==> flow/design.v <==
`timescale 1ns/1ps
module array_mult_top (
    input             clk,
    input      [15:0] a,
    input      [15:0] b,
    output reg [31:0] p
);
    reg  [15:0] a_q, b_q;
    wire [31:0] prod;
    array_multiplier u_mult (
        .in_A(a_q),
        .in_B(b_q),
        .prod_out(prod)
    );
    always @(posedge clk) begin
        a_q <= a;
        b_q <= b;
        p   <= prod;
    end
endmodule

`timescale 1ns/1ps
module array_multiplier (
    input  [15:0] in_A,
    input  [15:0] in_B,
    output [31:0] prod_out
);
    wire [15:0] pp [15:0];   
    genvar i, j;
    generate
        for (i = 0; i < 16; i = i + 1) begin : GEN_PP_ROW
            for (j = 0; j < 16; j = j + 1) begin : GEN_PP_COL
                assign pp[i][j] = in_A[j] & in_B[i];
            end
        end
    endgenerate
    wire [31:0] row_sum [15:0];
    wire [31:0] row_carry [15:0];
    assign row_sum[0]   = {16'b0, pp[0]};
    assign row_carry[0] = 32'b0;
    genvar r;
    generate
        for (r = 1; r < 16; r = r + 1) begin : ADDER_ROWS
            wire [31:0] shifted_pp = { {16 - r{1'b0}}, pp[r], {r{1'b0}} };
            adder32 ADD_STAGE (
                .in_a(row_sum[r-1]),
                .in_b(shifted_pp),
                .cin(1'b0),
                .sum(row_sum[r]),
                .cout(row_carry[r])
            );
        end
    endgenerate
    assign prod_out = row_sum[15];
endmodule
module adder32 (
    input  [31:0] in_a,
    input  [31:0] in_b,
    input         cin,
    output [31:0] sum,
    output        cout
);
    wire [31:0] carry;
    genvar k;
    full_adder FA0 (.a(in_a[0]), .b(in_b[0]), .cin(cin), .sum(sum[0]), .cout(carry[0]));
    generate
        for (k = 1; k < 32; k = k + 1) begin : FA_CHAIN
            full_adder FAi (.a(in_a[k]), .b(in_b[k]), .cin(carry[k-1]), .sum(sum[k]), .cout(carry[k]));
        end
    endgenerate
    assign cout = carry[31];
endmodule
module full_adder (
    input  a,
    input  b,
    input  cin,
    output sum,
    output cout
);
    assign sum  = a ^ b ^ cin;
    assign cout = (a & b) | (b & cin) | (a & cin);
endmodule
Step by step through the tools: array_mult_top
Tool output for the design above, in the order of the flow.
Lines are those of the file above, counted from 1.
Operators carry their Yosys type and port widths (W data, S select, Z words).
Library cell names are shortened.
{ "design": {"top": "array_mult_top", "clk_port": "clk", "lib": "sky130hd", "lib_corner": "tt_025C_1v80"} }

Elaborated design
Yosys after proc, flatten, opt, wreduce and memory -nomap, before mapping. Enables and synchronous resets that opt folds into registers are not counted as muxes. Memory bits, and registers merged into a memory's read port (data or address), are not among the register bits. Print and check cells are not counted. Equal cells are merged and count once.
{ "word_totals": {"regBits": 64, "latchBits": 0, "mem_bits_ro": 0, "n_memories": 0, "clocked_rd_ports_x_width": 0, "inputBits": 33, "mem_bits_rw": 0} }
{ "op_classes": {"div": 0, "reduce_and_logical": 0, "n_shift": 0, "multipliers": 0, "bitwise": 1856, "n_eq": 0, "n_cmp": 0, "addsub": 0, "muxes": 0} }
{ "ops": {"columns": ["operator", "n"], "rows": [
  ["$and A1 B1 Y1", 944],
  ["$xor A1 B1 Y1", 464],
  ["$or A1 B1 Y1", 448]
]} }

Depth
Longest topological path by Yosys (ltp), each cell counted once; first at word level (registers and memories cut), then after technology mapping (sequential cells cut; the memories' decode and read muxes count).
{ "depth": {"depth_word": 116, "ABC_AREA": 1, "mapped_depth": 82} }

Netlist
The flow's flattened synthesis, as Yosys stat reports it; memories are mapped. The netlist is that of the ABC_AREA named above (0 if unset); the other value can give another one.
{ "mapped": {"synth_area_um2": 8811.0, "mapped_cells": 936, "ff_cells": 64, "buf_cells": 64} }
{ "by_type": {"columns": ["cell_type", "n", "area_total_um2"], "rows": [
  ["fa_1", 224, 4.48E+03],
  ["dfxtp_1", 64, 1.28E+03],
  ["inv_1", 312, 1.17E+03],
  ["nand2_1", 256, 960.922],
  ["buf_6", 62, 698.17],
  ["ha_1", 16, 200.192],
  ["buf_4", 2, 15.014]
]} }

Timing after synthesis
Source: OpenSTA report_checks on the synthesized netlist (no wires, ideal clock, input and output delay 20% of the period each), path of least setup slack; recovery checks are left aside. Register names are those of the netlist, which keeps one name where synthesis merged equal registers.
{ "synth_timing": {"path_type": "reg2reg", "from": "register b_q[0]", "to": "register p[30]", "path_delay_ns": 19.436, "path_buffers": 2, "clock_period_ns": 20.0, "required_ns": 19.943, "t_first_pin_ns": 0.000, "slack_ns": 0.563, "arrival_time_ns": 19.379, "stages": 57, "setup_ns": 0.057, "synth_period_reached_ns": 19.437} }
"path_delay_ns" = arrival - input delay + setup time.
"stages" counts driving pins, that of a launching flip-flop among them; a cell with two outputs on the path counts twice.
"synth_period_reached_ns" is the clock period less the worst setup slack; recovery checks do not enter. This is arithmetic on one report: input and output delays are still those of the set period (20% each).
The rows between start and end are the longest chain of elaborated cells between them; the timing report does not say that the signal goes this way. Where chains are equally long, one stands for them.
Each line given opens the expression or statement behind the cell; cells for indexed reads and writes are added by Yosys, which also makes memories of some case tables.
{ "synth_between": {"path_cell_list": "dfxtp_1 -> buf_6 -> buf_6 -> nand2_1 -> inv_1 -> ha_1 -> inv_1 -> fa_1 -> fa_1 -> inv_1 -> fa_1 -> fa_1 -> fa_1 -> fa_1 -> fa_1 -> fa_1 -> fa_1 -> fa_1 -> (+21 left out) -> fa_1 -> fa_1 -> fa_1 -> fa_1 -> fa_1 -> fa_1 -> fa_1 -> fa_1 -> fa_1 -> fa_1 -> fa_1 -> fa_1 -> fa_1 -> fa_1 -> fa_1 -> inv_1 -> fa_1 -> inv_1", "elab_chain_len": 114} }
{ "synth_lines": {"columns": ["element", "line", "source"], "rows": [
  ["start, declared", 8, "reg  [15:0] a_q, b_q;"],
  ["start, assigned", 17, "b_q <= b;"],
  ["$and A1 B1 Y1", 33, "assign pp[i][j] = in_A[j] & in_B[i];"],
  ["$and A1 B1 Y1 x2", 81, "assign cout = (a & b) | (b & cin) | (a & cin);"],
  ["$or A1 B1 Y1 x2", 81, null],
  ["$and A1 B1 Y1", 81, null],
  ["$or A1 B1 Y1 x2", 81, null],
  ["$and A1 B1 Y1", 81, null],
  ["$or A1 B1 Y1 x2", 81, null],
  ["(+93 left out)", null, null],
  ["$and A1 B1 Y1", 81, null],
  ["$or A1 B1 Y1 x2", 81, null],
  ["$and A1 B1 Y1", 81, null],
  ["$or A1 B1 Y1 x2", 81, null],
  ["$and A1 B1 Y1", 81, null],
  ["$or A1 B1 Y1 x2", 81, null],
  ["$xor A1 B1 Y1", 80, "assign sum  = a ^ b ^ cin;"],
  ["end, assigned", 18, "p   <= prod;"],
  ["end, declared", 6, "output reg [31:0] p"]
]} }

Timing after layout
Path of least setup slack in the final report of stored run 1 (OpenROAD, finished layout, wires in). Where an end is a register, its clock arrival counts in the times.
{ "layout_timing": {"path_type": "reg2reg", "from": "register b_q[0]", "to": "register p[30]", "t_first_pin_ns": 0.37, "arrival_time_ns": 19.22, "required_ns": 20.33, "path_buffers": 0, "stages": 57, "slack_ns": 1.10, "setup_ns": 0.05, "clock_period_ns": 20.0} }
The rows between start and end are the longest chain of elaborated cells between them; the timing report does not say that the signal goes this way. Where chains are equally long, one stands for them.
{ "layout_between": {"path_cell_list": "dfxtp_4 -> nand2_1 -> inv_1 -> ha_1 -> inv_2 -> fa_2 -> fa_2 -> inv_2 -> fa_1 -> fa_2 -> inv_2 -> fa_2 -> inv_2 -> fa_2 -> inv_2 -> fa_2 -> inv_2 -> fa_2 -> (+21 left out) -> fa_2 -> fa_2 -> fa_2 -> fa_2 -> fa_2 -> fa_2 -> fa_2 -> fa_2 -> fa_2 -> fa_2 -> fa_2 -> fa_2 -> fa_2 -> fa_2 -> fa_2 -> inv_2 -> fa_1 -> inv_1", "elab_chain_len": 114} }
{ "layout_lines": {"columns": ["element", "line", "source"], "rows": [
  ["start, declared", 8, "reg  [15:0] a_q, b_q;"],
  ["start, assigned", 17, "b_q <= b;"],
  ["$and A1 B1 Y1", 33, "assign pp[i][j] = in_A[j] & in_B[i];"],
  ["$and A1 B1 Y1 x2", 81, "assign cout = (a & b) | (b & cin) | (a & cin);"],
  ["$or A1 B1 Y1 x2", 81, null],
  ["$and A1 B1 Y1", 81, null],
  ["$or A1 B1 Y1 x2", 81, null],
  ["$and A1 B1 Y1", 81, null],
  ["$or A1 B1 Y1 x2", 81, null],
  ["(+93 left out)", null, null],
  ["$and A1 B1 Y1", 81, null],
  ["$or A1 B1 Y1 x2", 81, null],
  ["$and A1 B1 Y1", 81, null],
  ["$or A1 B1 Y1 x2", 81, null],
  ["$and A1 B1 Y1", 81, null],
  ["$or A1 B1 Y1 x2", 81, null],
  ["$xor A1 B1 Y1", 80, "assign sum  = a ^ b ^ cin;"],
  ["end, assigned", 18, "p   <= prod;"],
  ["end, declared", 6, "output reg [31:0] p"]
]} }

Lab notebook: array_mult_top

Measured results for array_mult_top: 2 stored runs of the Yosys and OpenROAD flow on sky130hd. The settings differ; the order carries no meaning. The constraints put input and output delay at 20% of the set period each and load the outputs with 0.01 pF.
"achieved_period_ns": clock period set for the run, less the worst setup slack. It is reckoned from that one timing run; input and output delays stay at 20% of the period that was set.
"worst_path_time_ns" = time allowed to the worst setup path (clock period - input delay - output delay, where it has them) - its slack; a late launch clock adds to it, a late capture clock takes from it.

Stored run 1
==> flow/run.sh <==
#!/bin/bash
# the make line also repeats the synthesis and layout settings of config.mk as NAME=value (left out here)
make -C /OpenROAD-flow-scripts/flow DESIGN_CONFIG=/design/flow/config.mk WORK_HOME=/design/flow/orfs CLKGATE_MAP_FILE= finish
==> flow/config.mk <==
export PLATFORM = sky130hd
export DESIGN_NAME = array_mult_top
export DESIGN_NICKNAME = array_mult_top
export VERILOG_FILES = /design/flow/design.v
export SDC_FILE = /design/flow/constraint.sdc
export NUM_CORES = 4
export LEC_CHECK = 0
export ABC_AREA = 1
export CAP_MARGIN = 35
export CELL_PAD_IN_SITES_DETAIL_PLACEMENT = 2
export CELL_PAD_IN_SITES_GLOBAL_PLACEMENT = 3
export CORE_MARGIN = 9
export CORE_UTILIZATION = 15
export CTS_CLUSTER_SIZE = 98
export MAX_ROUTING_LAYER = met4
export PLACE_DENSITY = 0.56
export SETUP_SLACK_MARGIN = 0.73
export SLEW_MARGIN = 10
==> flow/constraint.sdc <==
create_clock -name core_clock -period 20.0 [get_ports {clk}]
set_input_delay 4.0000 -clock core_clock [delete_from_list [all_inputs] [get_ports {clk}]]
set_output_delay 4.0000 -clock core_clock [all_outputs]
set_load 0.01 [all_outputs]

==> results of stored run 1, as JSON <==
{
  "worst_path_time_ns": 18.90,
  "worstPathKind": "reg2reg",
  "post_synth_area_um2": 8811.0,
  "die_footprint_um2": 67787.3,
  "finish.utilization_pct": 18.2,
  "total_negative_slack_ns": 0.000,
  "timing.setup.ws_ns": 1.105,
  "achieved_period_ns": 18.895,
  "hold_worst_slack_ns": 0.496
}

Stored run 2
==> flow/run.sh <==
#!/bin/bash
# the make line also repeats the synthesis and layout settings of config.mk as NAME=value (left out here)
make -C /OpenROAD-flow-scripts/flow DESIGN_CONFIG=/design/flow/config.mk WORK_HOME=/design/flow/orfs CLKGATE_MAP_FILE= finish
==> flow/config.mk <==
export PLATFORM = sky130hd
export DESIGN_NAME = array_mult_top
export DESIGN_NICKNAME = array_mult_top
export VERILOG_FILES = /design/flow/design.v
export SDC_FILE = /design/flow/constraint.sdc
export NUM_CORES = 4
export LEC_CHECK = 0
export CAP_MARGIN = 20
export CELL_PAD_IN_SITES_DETAIL_PLACEMENT = 2
export CELL_PAD_IN_SITES_GLOBAL_PLACEMENT = 1
export CORE_MARGIN = 2
export CORE_UTILIZATION = 40
export CTS_CLUSTER_SIZE = 53
export MAX_ROUTING_LAYER = met4
export PLACE_DENSITY = 0.6
export SETUP_SLACK_MARGIN = 0.73
export SLEW_MARGIN = 30
==> flow/constraint.sdc <==
create_clock -name core_clock -period 20.0 [get_ports {clk}]
set_input_delay 4.0000 -clock core_clock [delete_from_list [all_inputs] [get_ports {clk}]]
set_output_delay 4.0000 -clock core_clock [all_outputs]
set_load 0.01 [all_outputs]

==> results of stored run 2, as JSON <==
{
  "worst_path_time_ns": 19.33,
  "worstPathKind": "reg2reg",
  "post_synth_area_um2": 8152.8,
  "die_footprint_um2": 21540.0,
  "finish.utilization_pct": 48.0,
  "total_negative_slack_ns": 0.000,
  "timing.setup.ws_ns": 0.666,
  "achieved_period_ns": 19.334,
  "hold_worst_slack_ns": 0.624
}
